==> flow/design.v <==
module adder(
    input [2:0] data,
    output cout,
    output s
);
assign s = data[2] ^ data[1] ^ data[0];
assign cout = data[2] & data[1] | (data[0] & (data[2] ^ data[1]));
endmodule
module BoothBase
(
    input neg,  
    input pos,  
    input neg2, 
    input pos2, 
    input [1:0] x,  
    output p
);
assign p = (neg&~x[1]) | (neg2&~x[0]) | (pos&x[1]) | (pos2&x[0]);
endmodule
module BoothSelectSignal
(
    input [2:0] y,  
    output neg,  
    output pos,  
    output neg2, 
    output pos2  
);
assign neg = (y[2]&~y[1]&y[0]) | (y[2]&y[1]&~y[0]);
assign pos = (~y[2]&~y[1]&y[0]) | (~y[2]&y[1]&~y[0]);
assign neg2 = y[2]&~y[1]&~y[0];
assign pos2 = ~y[2]&y[1]&y[0];
endmodule
module BoothInterBase
(
    input [2:0] y,  
    input [63:0] x,
    output [63:0] p,
    output c  
);
wire neg,pos,neg2,pos2;
BoothSelectSignal u_BoothSelectSignal(
    .y(y),
    .neg(neg),
    .pos(pos),
    .neg2(neg2),
    .pos2(pos2)
);
BoothBase u_BoothBase(
    .neg(neg),
    .pos(pos),
    .neg2(neg2),
    .pos2(pos2),
    .x({x[0],1'b0}),
    .p(p[0])
);
generate
    genvar i;
    for(i=1;i<64;i=i+1) begin
        BoothBase us_BoothBase(
            .neg(neg),
            .pos(pos),
            .neg2(neg2),
            .pos2(pos2),
            .x(x[i:i-1]),
            .p(p[i])
        );
    end
endgenerate
assign c = neg || neg2;
endmodule
module wallace17
(
    input [16:0] in_data,
    input [13:0] cin,
    output [13:0] cout,
    output c,s
);
wire [4:0] first_s;
adder first1 (.data(in_data[04:02]), .cout(cout[0]), .s(first_s[0]));
adder first2 (.data(in_data[07:05]), .cout(cout[1]), .s(first_s[1]));
adder first3 (.data(in_data[10:08]), .cout(cout[2]), .s(first_s[2]));
adder first4 (.data(in_data[13:11]), .cout(cout[3]), .s(first_s[3]));
adder first5 (.data(in_data[16:14]), .cout(cout[4]), .s(first_s[4]));
wire [3:0] second_s;
adder second1 (.data(cin[2:0]                   ), .cout(cout[5]), .s(second_s[0]));
adder second2 (.data({in_data[0],cin[4:3]}      ), .cout(cout[6]), .s(second_s[1]));
adder second3 (.data({first_s[1:0],in_data[1]}  ), .cout(cout[7]), .s(second_s[2]));
adder second4 (.data(first_s[4:2]               ), .cout(cout[8]), .s(second_s[3]));
wire [1:0] third_s;
adder third1 (.data({second_s[0],cin[6:5]} ), .cout(cout[09]), .s(third_s[0]));
adder third2 (.data(second_s[3:1]          ), .cout(cout[10]), .s(third_s[1]));
wire [1:0] fourth_s;
adder fourth1 (.data(cin[9:7]               ), .cout(cout[11]), .s(fourth_s[0]));
adder fourth2 (.data({third_s[1:0],cin[10]} ), .cout(cout[12]), .s(fourth_s[1]));
wire fifth_s;
adder fifth1 (.data({fourth_s[1:0],cin[11]}), .cout(cout[13]), .s(fifth_s));
adder sixth1 (.data({fifth_s,cin[13:12]}), .cout(c), .s(s));
endmodule
module mul
(
    input rst,
    input clk,
    input sign,
    input [31:0] x,
    input [31:0] y,
    output [63:0] result
);
wire [63:0] ex_x;
wire [33:0] ex_y;
assign ex_x = sign ? {{32{x[31]}},x} : {32'b0,x};
assign ex_y = sign ? {{2{y[31]}},y} : {2'b0,y};
wire [16:0] carry;
wire [63:0] part_res [16:0];
BoothInterBase ufirst_BoothInterBase(
        .y({ex_y[1:0],1'b0}), 
        .x(ex_x), 
        .p(part_res[0]), 
        .c(carry[0])
    );
generate
    genvar i;
    for(i=2;i<=32;i=i+2) begin
        BoothInterBase ui_BoothInterBase(
            .y(ex_y[i+1:i-1]),
            .x(ex_x<<i),
            .p(part_res[i>>1]),
            .c(carry[i>>1])
        );
    end
endgenerate
reg [16:0] carry_stage;
reg [16:0] part_res_stage [63:0];
integer m,n;
always @(posedge clk or posedge rst) begin
    if(rst) begin
        carry_stage <= 17'b0;
        for(m=0;m<64;m=m+1) begin
            part_res_stage [m] <= 17'b0;
        end
    end
    else begin
        carry_stage <= carry;
        for(m=0;m<64;m=m+1) begin
            for(n=0;n<17;n=n+1) begin
                part_res_stage[m][n] <= part_res[n][m];
            end
        end
    end
end
wire [13:0] wallace_carry [64:0];
wire [63:0] c_res,s_res;
wallace17 ufirst_wallace17(
        .in_data(part_res_stage[0]), 
        .cin(carry_stage[13:0]), 
        .cout(wallace_carry[1]),
        .c(c_res[0]),
        .s(s_res[0])
    );
generate
    genvar k;
    for(k=1;k<64;k=k+1) begin
        wallace17 ufirst_wallace17(
            .in_data(part_res_stage[k]), 
            .cin(wallace_carry[k]), 
            .cout(wallace_carry[k+1]),
            .c(c_res[k]),
            .s(s_res[k])
        );
    end
endgenerate
assign result = s_res + {c_res[62:0],carry_stage[14]} + carry_stage[15];
endmodule
--- tool output ---
From RTL to reports: mul
Module mul before and after one edit of its RTL, step after step.
Lines under "orig" count in the file above, lines under "edited" in the edited file.
"delta" is "edited" less "orig", of the values as shown; "change_rel_pct" is that difference over "orig", in percent.
Operators: Yosys type, input widths -> output width; for muxes data width and select width s.
Cell names lack the library's common part.
{"block": "design", "top_module": "mul", "clock": "clk", "library": "sky130hd", "corner": "tt_025C_1v80"}

The edit
The edit as a unified diff against the file above.
The edited RTL no longer does the same as the RTL above: the edit was made by script, with no optimisation intended.
begin of diff
@@ -169,4 +169,6 @@
     end
 endgenerate
-assign result = s_res + {c_res[62:0],carry_stage[14]} + carry_stage[15];
+reg [63:0] result_s1;
+always @(posedge clk) result_s1 <= s_res + {c_res[62:0],carry_stage[14]} + carry_stage[15];
+assign result = result_s1;
 endmodule
end of diff

Word-level counts
Yosys after proc, flatten, opt, wreduce and memory -nomap, before mapping. Enables and synchronous resets that opt folds into registers are not counted as muxes. Print and check cells are not counted. Equal cells are merged and count once.
{"block": "bits", "element": "output_inout_bits", "orig": 64, "edited": 64, "delta": 0, "change_rel_pct": 0.00}
{"block": "bits", "element": "in_bits", "orig": 67, "edited": 67, "delta": 0, "change_rel_pct": 0.00}
{"block": "bits", "element": "register_bits", "orig": 1104, "edited": 1168, "delta": 64, "change_rel_pct": 5.80}
{"block": "bits", "element": "elab_cells", "orig": 10684, "edited": 10685, "delta": 1, "change_rel_pct": 0.01}
{"block": "op_classes", "element": "reduce_logical", "orig": 16, "edited": 16, "delta": 0, "change_rel_pct": 0.00}
{"block": "op_classes", "element": "addsub", "orig": 2, "edited": 2, "delta": 0, "change_rel_pct": 0.00}
{"block": "op_classes", "element": "muxes", "orig": 2, "edited": 2, "delta": 0, "change_rel_pct": 0.00}
{"block": "op_classes", "element": "bitwise", "orig": 10599, "edited": 10599, "delta": 0, "change_rel_pct": 0.00}
Unchanged operator kinds not shown: 9.

Logic depth
Depth = most cells in a row (Yosys ltp): at word level without a register or memory, in the mapped netlist without a sequential cell, where the memories' decode and read muxes count.
{"block": "logic_depth", "element": "ltp_word", "orig": 19, "edited": 19, "delta": 0, "change_rel_pct": 0.00}
{"block": "logic_depth", "element": "ABC_AREA", "orig": "0", "edited": "0"}
{"block": "logic_depth", "element": "depth_mapped", "orig": 24, "edited": 24, "delta": 0, "change_rel_pct": 0.00}
{"block": "logic_depth", "element": "mapped_depth_nobuf", "orig": 24, "edited": 24, "delta": 0, "change_rel_pct": 0.00}

Synthesis result
The flow's flattened synthesis, as Yosys stat reports it; memories are mapped. The netlist is that of the ABC_AREA named above (0 if unset); the other value can give another one.
{"block": "types", "cell_type": "dfxtp_1", "orig": 0, "edited": 64, "delta": 64}
{"block": "types", "cell_type": "o21ai_0", "orig": 505, "edited": 479, "delta": -26, "change_rel_pct": -5.15}
{"block": "types", "cell_type": "clkbuf_1", "orig": 314, "edited": 338, "delta": 24, "change_rel_pct": 7.64}
{"block": "types", "cell_type": "nor2_1", "orig": 108, "edited": 128, "delta": 20, "change_rel_pct": 18.52}
{"block": "types", "cell_type": "nor3b_1", "orig": 0, "edited": 17, "delta": 17}
{"block": "types", "cell_type": "o22a_1", "orig": 14, "edited": 0, "delta": -14, "change_rel_pct": -100.00}
{"block": "types", "cell_type": "a21o_1", "orig": 27, "edited": 40, "delta": 13, "change_rel_pct": 48.15}
{"block": "types", "cell_type": "a21oi_1", "orig": 118, "edited": 106, "delta": -12, "change_rel_pct": -10.17}
{"block": "types", "cell_type": "a221o_1", "orig": 46, "edited": 58, "delta": 12, "change_rel_pct": 26.09}
{"block": "types", "cell_type": "a22oi_1", "orig": 419, "edited": 408, "delta": -11, "change_rel_pct": -2.63}
{"block": "types", "cell_type": "buf_1", "orig": 92, "edited": 83, "delta": -9, "change_rel_pct": -9.78}
{"block": "types", "cell_type": "xor2_1", "orig": 537, "edited": 530, "delta": -7, "change_rel_pct": -1.30}
{"block": "types", "cell_type": "o21ai_1", "orig": 3, "edited": 10, "delta": 7, "change_rel_pct": 233.33}
{"block": "types", "cell_type": "a2bb2oi_1", "orig": 0, "edited": 7, "delta": 7}
{"block": "types", "cell_type": "xnor2_1", "orig": 53, "edited": 59, "delta": 6, "change_rel_pct": 11.32}
{"block": "types", "cell_type": "nor3_1", "orig": 18, "edited": 12, "delta": -6, "change_rel_pct": -33.33}
{"block": "types", "cell_type": "and3_1", "orig": 7, "edited": 1, "delta": -6, "change_rel_pct": -85.71}
{"block": "types", "cell_type": "clkbuf_8", "orig": 6, "edited": 0, "delta": -6, "change_rel_pct": -100.00}
Unchanged cell types not shown: 19.
The list need not be complete.
{"block": "mapped", "element": "mapped_area_um2", "orig": 52072.4, "edited": 53196.0, "delta": 1123.6, "change_rel_pct": 2.16}
{"block": "mapped", "element": "stdcells", "orig": 5165, "edited": 5223, "delta": 58, "change_rel_pct": 1.12}
{"block": "mapped", "element": "flip_flops", "orig": 593, "edited": 657, "delta": 64, "change_rel_pct": 10.79}
{"block": "mapped", "element": "sequential_area_um2", "orig": 14839.2, "edited": 16120.5, "delta": 1281.3, "change_rel_pct": 8.63}
The figures by module come from a second, unflattened synthesis with its own total; it is not the netlist above.
{"block": "unflattened", "element": "cells_unflattened", "orig": 6020, "edited": 6121, "delta": 101, "change_rel_pct": 1.68}
{"block": "unflattened", "element": "hier_area_um2", "orig": 77272.9, "edited": 78678.0, "delta": 1405.1, "change_rel_pct": 1.82}
Each row is one instance without its submodules.
{"block": "by_module_orig", "module": "mul", "seq_area_um2": 27626.5, "n_cells": 1660, "area_um2": 31381.3, "instances": 1}
{"block": "by_module_orig", "module": "BoothBase", "seq_area_um2": 0.0, "n_cells": 3, "area_um2": 23.8, "instances": 1088}
{"block": "by_module_orig", "module": "adder", "seq_area_um2": 0.0, "n_cells": 1, "area_um2": 20.0, "instances": 960}
{"block": "by_module_orig", "module": "BoothSelectSignal", "seq_area_um2": 0.0, "n_cells": 6, "area_um2": 37.5, "instances": 17}
{"block": "by_module_orig", "module": "BoothInterBase", "seq_area_um2": 0.0, "n_cells": 2, "area_um2": 10.0, "instances": 17}
{"block": "by_module_orig", "module": "wallace17", "seq_area_um2": 0.0, "n_cells": 0, "area_um2": 0.0, "instances": 64}
{"block": "by_module_edited", "module": "mul", "seq_area_um2": 28907.7, "n_cells": 1761, "area_um2": 32786.4, "instances": 1}
{"block": "by_module_edited", "module": "BoothBase", "seq_area_um2": 0.0, "n_cells": 3, "area_um2": 23.8, "instances": 1088}
{"block": "by_module_edited", "module": "adder", "seq_area_um2": 0.0, "n_cells": 1, "area_um2": 20.0, "instances": 960}
{"block": "by_module_edited", "module": "BoothSelectSignal", "seq_area_um2": 0.0, "n_cells": 6, "area_um2": 37.5, "instances": 17}
{"block": "by_module_edited", "module": "BoothInterBase", "seq_area_um2": 0.0, "n_cells": 2, "area_um2": 10.0, "instances": 17}
{"block": "by_module_edited", "module": "wallace17", "seq_area_um2": 0.0, "n_cells": 0, "area_um2": 0.0, "instances": 64}

Timing after synthesis
OpenSTA on the mapped netlist: ideal clock, no wires. The path of least setup slack (recovery checks aside). Input and output delay are each 20% of the period. Register names are those of the netlist, which keeps one name where synthesis merged equal registers.
{"block": "synth_path", "element": "kind", "orig": "reg-to-output", "edited": "reg-to-reg"}
{"block": "synth_path", "element": "from", "orig": "register part_res_stage[27][14]", "edited": "register part_res_stage[27][14]"}
{"block": "synth_path", "element": "to", "orig": "output result[57]", "edited": "register result_s1[62]"}
{"block": "synth_path", "element": "n_path_buf", "orig": 0, "edited": 0, "delta": 0}
{"block": "synth_path", "element": "setup_slack_ns", "orig": 0.980, "edited": 3.094, "delta": 2.114}
{"block": "synth_path", "element": "path_stages", "orig": 22, "edited": 20, "delta": -2, "change_rel_pct": -9.09}
{"block": "synth_path", "element": "launch_ns", "orig": 0.000, "edited": 0.000, "delta": 0.000}
{"block": "synth_path", "element": "arrival_time_ns", "orig": 7.020, "edited": 6.784, "delta": -0.236, "change_rel_pct": -3.36}
{"block": "synth_path", "element": "delay_ns", "orig": 7.020, "edited": 6.907, "delta": -0.113, "change_rel_pct": -1.61}
{"block": "synth_path", "element": "required_time_ns", "orig": 8.000, "edited": 9.877, "delta": 1.877, "change_rel_pct": 23.46}
{"block": "synth_path", "element": "period_ns", "orig": 10.0, "edited": 10.0, "delta": 0.0, "change_rel_pct": 0.00}
{"block": "synth_path", "element": "synth_period_reached_ns", "orig": 9.02, "edited": 6.906, "delta": -2.114, "change_rel_pct": -23.44}
"delay_ns" = arrival - input delay + setup time.
At an output port there is no setup time.
"path_stages": output pins that drive a net of the path, with the launching flip-flop's if there is one; two outputs of one cell count as two.
"synth_period_reached_ns" = period - worst setup slack (recovery checks aside). The figure is calculated, with input and output delays left at 20% of the set period.
The rows between start and end are the longest chain of elaborated cells between them; the timing report does not say that the signal goes this way. Where chains are equally long, one stands for them.
Each line given opens the expression or statement behind the cell; cells for indexed reads and writes are added by Yosys, which also makes memories of some case tables.
{"block": "synth_between_orig", "path_cell_list": "dfrtp_1 fa_1 fa_1 inv_1 fa_1 inv_1 fa_1 fa_1 inv_1 fa_1 inv_1 ha_1 a21oi_1 o21ai_1 or2_1 o211ai_2 a31o_2 o41ai_2 or4b_4 a31oi_4 o21ai_2 xnor2_1", "elab_chain_len": 18}
{"block": "synth_rtl_orig", "element": "start: declaration", "line": 132, "text": "reg [16:0] part_res_stage [63:0];"}
{"block": "synth_rtl_orig", "element": "start: assignment", "line": 138, "text": "part_res_stage [m] <= 17'b0;"}
{"block": "synth_rtl_orig", "element": "start: assignment", "line": 145, "text": "part_res_stage[m][n] <= part_res[n][m];"}
{"block": "synth_rtl_orig", "element": "$and 1x1->1", "line": 7, "text": "assign cout = data[2] & data[1] | (data[0] & (data[2] ^ data[1]));"}
{"block": "synth_rtl_orig", "element": "$or 1x1->1", "line": 7}
{"block": "synth_rtl_orig", "element": "$xor 1x1->1", "line": 7}
{"block": "synth_rtl_orig", "element": "$and 1x1->1", "line": 7}
{"block": "synth_rtl_orig", "element": "$or 1x1->1", "line": 7}
{"block": "synth_rtl_orig", "element": "$xor 1x1->1", "line": 7}
{"block": "synth_rtl_orig", "element": "$and 1x1->1", "line": 7}
{"block": "synth_rtl_orig", "element": "(+4 left out)"}
{"block": "synth_rtl_orig", "element": "$and 1x1->1", "line": 7}
{"block": "synth_rtl_orig", "element": "$or 1x1->1", "line": 7}
{"block": "synth_rtl_orig", "element": "$xor 1x1->1", "line": 7}
{"block": "synth_rtl_orig", "element": "$and 1x1->1", "line": 7}
{"block": "synth_rtl_orig", "element": "$or 1x1->1", "line": 7}
{"block": "synth_rtl_orig", "element": "$add 64x64->64", "line": 171, "text": "assign result = s_res + {c_res[62:0],carry_stage[14]} + carry_stage[15];"}
{"block": "synth_rtl_orig", "element": "$add 64x1->64", "line": 171}
{"block": "synth_rtl_orig", "element": "end: declaration", "line": 106, "text": "output [63:0] result"}
{"block": "synth_between_edited", "path_cell_list": "dfrtp_1 fa_1 fa_1 inv_1 fa_1 inv_1 fa_1 fa_1 fa_1 ha_1 nor2b_1 o31a_1 o31ai_2 a21oi_1 o211a_1 o31ai_4 o21ai_2 a211oi_4 o21ai_1 xor2_1", "elab_chain_len": 18}
{"block": "synth_rtl_edited", "element": "start: declaration", "line": 132, "text": "reg [16:0] part_res_stage [63:0];"}
{"block": "synth_rtl_edited", "element": "start: assignment", "line": 138, "text": "part_res_stage [m] <= 17'b0;"}
{"block": "synth_rtl_edited", "element": "start: assignment", "line": 145, "text": "part_res_stage[m][n] <= part_res[n][m];"}
{"block": "synth_rtl_edited", "element": "$and 1x1->1", "line": 7, "text": "assign cout = data[2] & data[1] | (data[0] & (data[2] ^ data[1]));"}
{"block": "synth_rtl_edited", "element": "$or 1x1->1", "line": 7}
{"block": "synth_rtl_edited", "element": "$xor 1x1->1", "line": 7}
{"block": "synth_rtl_edited", "element": "$and 1x1->1", "line": 7}
{"block": "synth_rtl_edited", "element": "$or 1x1->1", "line": 7}
{"block": "synth_rtl_edited", "element": "$xor 1x1->1", "line": 7}
{"block": "synth_rtl_edited", "element": "$and 1x1->1", "line": 7}
{"block": "synth_rtl_edited", "element": "(+4 left out)"}
{"block": "synth_rtl_edited", "element": "$and 1x1->1", "line": 7}
{"block": "synth_rtl_edited", "element": "$or 1x1->1", "line": 7}
{"block": "synth_rtl_edited", "element": "$xor 1x1->1", "line": 7}
{"block": "synth_rtl_edited", "element": "$and 1x1->1", "line": 7}
{"block": "synth_rtl_edited", "element": "$or 1x1->1", "line": 7}
{"block": "synth_rtl_edited", "element": "$add 64x64->64", "line": 172, "text": "always @(posedge clk) result_s1 <= s_res + {c_res[62:0],carry_stage[14]} + carry_stage[15];"}
{"block": "synth_rtl_edited", "element": "$add 64x1->64", "line": 172}
{"block": "synth_rtl_edited", "element": "end: assignment", "line": 172}
{"block": "synth_rtl_edited", "element": "end: declaration", "line": 171, "text": "reg [63:0] result_s1;"}

Timing after layout
Path of least setup slack in the final report of the runs of pair A (OpenROAD, finished layout, wires in). Where an end is a register, its clock arrival counts in the times.
{"block": "layout_path", "element": "kind", "orig": "reg-to-output", "edited": "reg-to-reg"}
{"block": "layout_path", "element": "from", "orig": "register part_res_stage[0][16]", "edited": "register part_res_stage[13][7]"}
{"block": "layout_path", "element": "to", "orig": "output result[57]", "edited": "register result_s1[48]"}
{"block": "layout_path", "element": "arrival_time_ns", "orig": 7.78, "edited": 8.32, "delta": 0.54, "change_rel_pct": 6.94}
{"block": "layout_path", "element": "launch_ns", "orig": 0.64, "edited": 0.67, "delta": 0.03, "change_rel_pct": 4.69}
{"block": "layout_path", "element": "n_path_buf", "orig": 4, "edited": 0, "delta": -4, "change_rel_pct": -100.00}
{"block": "layout_path", "element": "period_ns", "orig": 10.0, "edited": 10.0, "delta": 0.0, "change_rel_pct": 0.00}
{"block": "layout_path", "element": "path_stages", "orig": 26, "edited": 22, "delta": -4, "change_rel_pct": -15.38}
{"block": "layout_path", "element": "setup_slack_ns", "orig": 0.22, "edited": 2.25, "delta": 2.03}
{"block": "layout_path", "element": "required_time_ns", "orig": 8.00, "edited": 10.57, "delta": 2.57, "change_rel_pct": 32.12}
The rows between start and end are the longest chain of elaborated cells between them; the timing report does not say that the signal goes this way. Where chains are equally long, one stands for them.
{"block": "layout_between_orig", "path_cell_list": "dfrtp_1 clkinvlp_4 fa_1 fa_1 inv_1 fa_1 fa_1 fa_1 inv_1 fa_1 inv_1 ha_1 a21o_1 a21o_1 a21oi_4 o221ai_4 a21oi_2 o41ai_4 buf_4 or4b_4 a31oi_4 buf_4 buf_4 o21ai_2 xnor2_1 clkbuf_2", "elab_chain_len": 19}
{"block": "layout_rtl_orig", "element": "start: declaration", "line": 132, "text": "reg [16:0] part_res_stage [63:0];"}
{"block": "layout_rtl_orig", "element": "start: assignment", "line": 138, "text": "part_res_stage [m] <= 17'b0;"}
{"block": "layout_rtl_orig", "element": "start: assignment", "line": 145, "text": "part_res_stage[m][n] <= part_res[n][m];"}
{"block": "layout_rtl_orig", "element": "$xor 1x1->1", "line": 7, "text": "assign cout = data[2] & data[1] | (data[0] & (data[2] ^ data[1]));"}
{"block": "layout_rtl_orig", "element": "$and 1x1->1", "line": 7}
{"block": "layout_rtl_orig", "element": "$or 1x1->1", "line": 7}
{"block": "layout_rtl_orig", "element": "$xor 1x1->1", "line": 7}
{"block": "layout_rtl_orig", "element": "$and 1x1->1", "line": 7}
{"block": "layout_rtl_orig", "element": "$or 1x1->1", "line": 7}
{"block": "layout_rtl_orig", "element": "$xor 1x1->1", "line": 7}
{"block": "layout_rtl_orig", "element": "(+5 left out)"}
{"block": "layout_rtl_orig", "element": "$and 1x1->1", "line": 7}
{"block": "layout_rtl_orig", "element": "$or 1x1->1", "line": 7}
{"block": "layout_rtl_orig", "element": "$xor 1x1->1", "line": 7}
{"block": "layout_rtl_orig", "element": "$and 1x1->1", "line": 7}
{"block": "layout_rtl_orig", "element": "$or 1x1->1", "line": 7}
{"block": "layout_rtl_orig", "element": "$add 64x64->64", "line": 171, "text": "assign result = s_res + {c_res[62:0],carry_stage[14]} + carry_stage[15];"}
{"block": "layout_rtl_orig", "element": "$add 64x1->64", "line": 171}
{"block": "layout_rtl_orig", "element": "end: declaration", "line": 106, "text": "output [63:0] result"}
{"block": "layout_between_edited", "path_cell_list": "dfrtp_1 inv_1 fa_1 inv_1 fa_1 fa_1 inv_1 fa_1 fa_1 fa_1 fa_1 fa_1 nor2b_1 o31a_1 o31ai_2 a21oi_1 o21a_1 a41o_1 a21o_1 a21oi_2 nor3_1 nor3_1", "elab_chain_len": 18}
{"block": "layout_rtl_edited", "element": "start: declaration", "line": 132, "text": "reg [16:0] part_res_stage [63:0];"}
{"block": "layout_rtl_edited", "element": "start: assignment", "line": 138, "text": "part_res_stage [m] <= 17'b0;"}
{"block": "layout_rtl_edited", "element": "start: assignment", "line": 145, "text": "part_res_stage[m][n] <= part_res[n][m];"}
{"block": "layout_rtl_edited", "element": "$xor 1x1->1", "line": 7, "text": "assign cout = data[2] & data[1] | (data[0] & (data[2] ^ data[1]));"}
{"block": "layout_rtl_edited", "element": "$and 1x1->1", "line": 7}
{"block": "layout_rtl_edited", "element": "$or 1x1->1", "line": 7}
{"block": "layout_rtl_edited", "element": "$xor 1x1->1 (2 in a row)", "line": 6, "text": "assign s = data[2] ^ data[1] ^ data[0];"}
{"block": "layout_rtl_edited", "element": "$xor 1x1->1", "line": 7}
{"block": "layout_rtl_edited", "element": "$and 1x1->1", "line": 7}
{"block": "layout_rtl_edited", "element": "$or 1x1->1", "line": 7}
{"block": "layout_rtl_edited", "element": "(+3 left out)"}
{"block": "layout_rtl_edited", "element": "$and 1x1->1", "line": 7}
{"block": "layout_rtl_edited", "element": "$or 1x1->1", "line": 7}
{"block": "layout_rtl_edited", "element": "$xor 1x1->1", "line": 7}
{"block": "layout_rtl_edited", "element": "$and 1x1->1", "line": 7}
{"block": "layout_rtl_edited", "element": "$or 1x1->1", "line": 7}
{"block": "layout_rtl_edited", "element": "$add 64x64->64", "line": 172, "text": "always @(posedge clk) result_s1 <= s_res + {c_res[62:0],carry_stage[14]} + carry_stage[15];"}
{"block": "layout_rtl_edited", "element": "$add 64x1->64", "line": 172}
{"block": "layout_rtl_edited", "element": "end: assignment", "line": 172}
{"block": "layout_rtl_edited", "element": "end: declaration", "line": 171, "text": "reg [63:0] result_s1;"}

Measured runs
Runs of the flow (Yosys, OpenROAD) on both versions; the two runs of a pair have the same settings. The constraints put input and output delay at 20% of the set period each and load the outputs with 0.01 pF.
{"block": "flow_settings_pair_A", "CORE_UTILIZATION": 40, "period_ns": 10.0, "CAP_MARGIN": 20, "CORE_MARGIN": 2, "SLEW_MARGIN": 20}
{"block": "results_pair_A", "element": "fin_ws_ns", "orig": 0.222, "edited": 2.251, "delta": 2.029}
{"block": "results_pair_A", "element": "finish.utilization_pct", "orig": 44.6, "edited": 44.4, "delta": -0.2}
{"block": "results_pair_A", "element": "die_um2", "orig": 133083.0, "edited": 135925.0, "delta": 2842.0, "change_rel_pct": 2.14}
{"block": "results_pair_A", "element": "stdcell_area_um2", "orig": 57729.1, "edited": 58486.1, "delta": 757.0, "change_rel_pct": 1.31}
{"block": "results_pair_A", "element": "clock_period_reached_ns", "orig": 9.778, "edited": 7.749, "delta": -2.029, "change_rel_pct": -20.75}
{"block": "results_pair_A", "element": "tns_setup_ns", "orig": 0.000, "edited": 0.000, "delta": 0.000}
{"block": "results_pair_A", "element": "post_synth_area_um2", "orig": 52072.4, "edited": 53196.0, "delta": 1123.6, "change_rel_pct": 2.16}
{"block": "flow_settings_pair_B", "CORE_UTILIZATION": 55, "CTS_CLUSTER_SIZE": 26, "PLACE_DENSITY": 0.53, "SLEW_MARGIN": 20, "period_ns": 10.9, "CAP_MARGIN": 20, "CORE_MARGIN": 2}
{"block": "results_pair_B", "element": "fin_ws_ns", "orig": 0.436, "edited": 3.065, "delta": 2.629}
{"block": "results_pair_B", "element": "finish.utilization_pct", "orig": 60.5, "edited": 60.1, "delta": -0.4}
{"block": "results_pair_B", "element": "die_um2", "orig": 97153.8, "edited": 99225.0, "delta": 2071.2, "change_rel_pct": 2.13}
{"block": "results_pair_B", "element": "stdcell_area_um2", "orig": 56668.1, "edited": 57910.5, "delta": 1242.4, "change_rel_pct": 2.19}
{"block": "results_pair_B", "element": "clock_period_reached_ns", "orig": 10.464, "edited": 7.835, "delta": -2.629, "change_rel_pct": -25.12}
{"block": "results_pair_B", "element": "tns_setup_ns", "orig": 0.000, "edited": 0.000, "delta": 0.000}
{"block": "results_pair_B", "element": "holdWs_ns", "orig": 2.086, "edited": 0.903, "delta": -1.183}
{"block": "results_pair_B", "element": "post_synth_area_um2", "orig": 52072.4, "edited": 53196.0, "delta": 1123.6, "change_rel_pct": 2.16}
"clock_period_reached_ns" = clock period - worst setup slack. The figure is calculated, with input and output delays left at 20% of the set period.
--- end ---
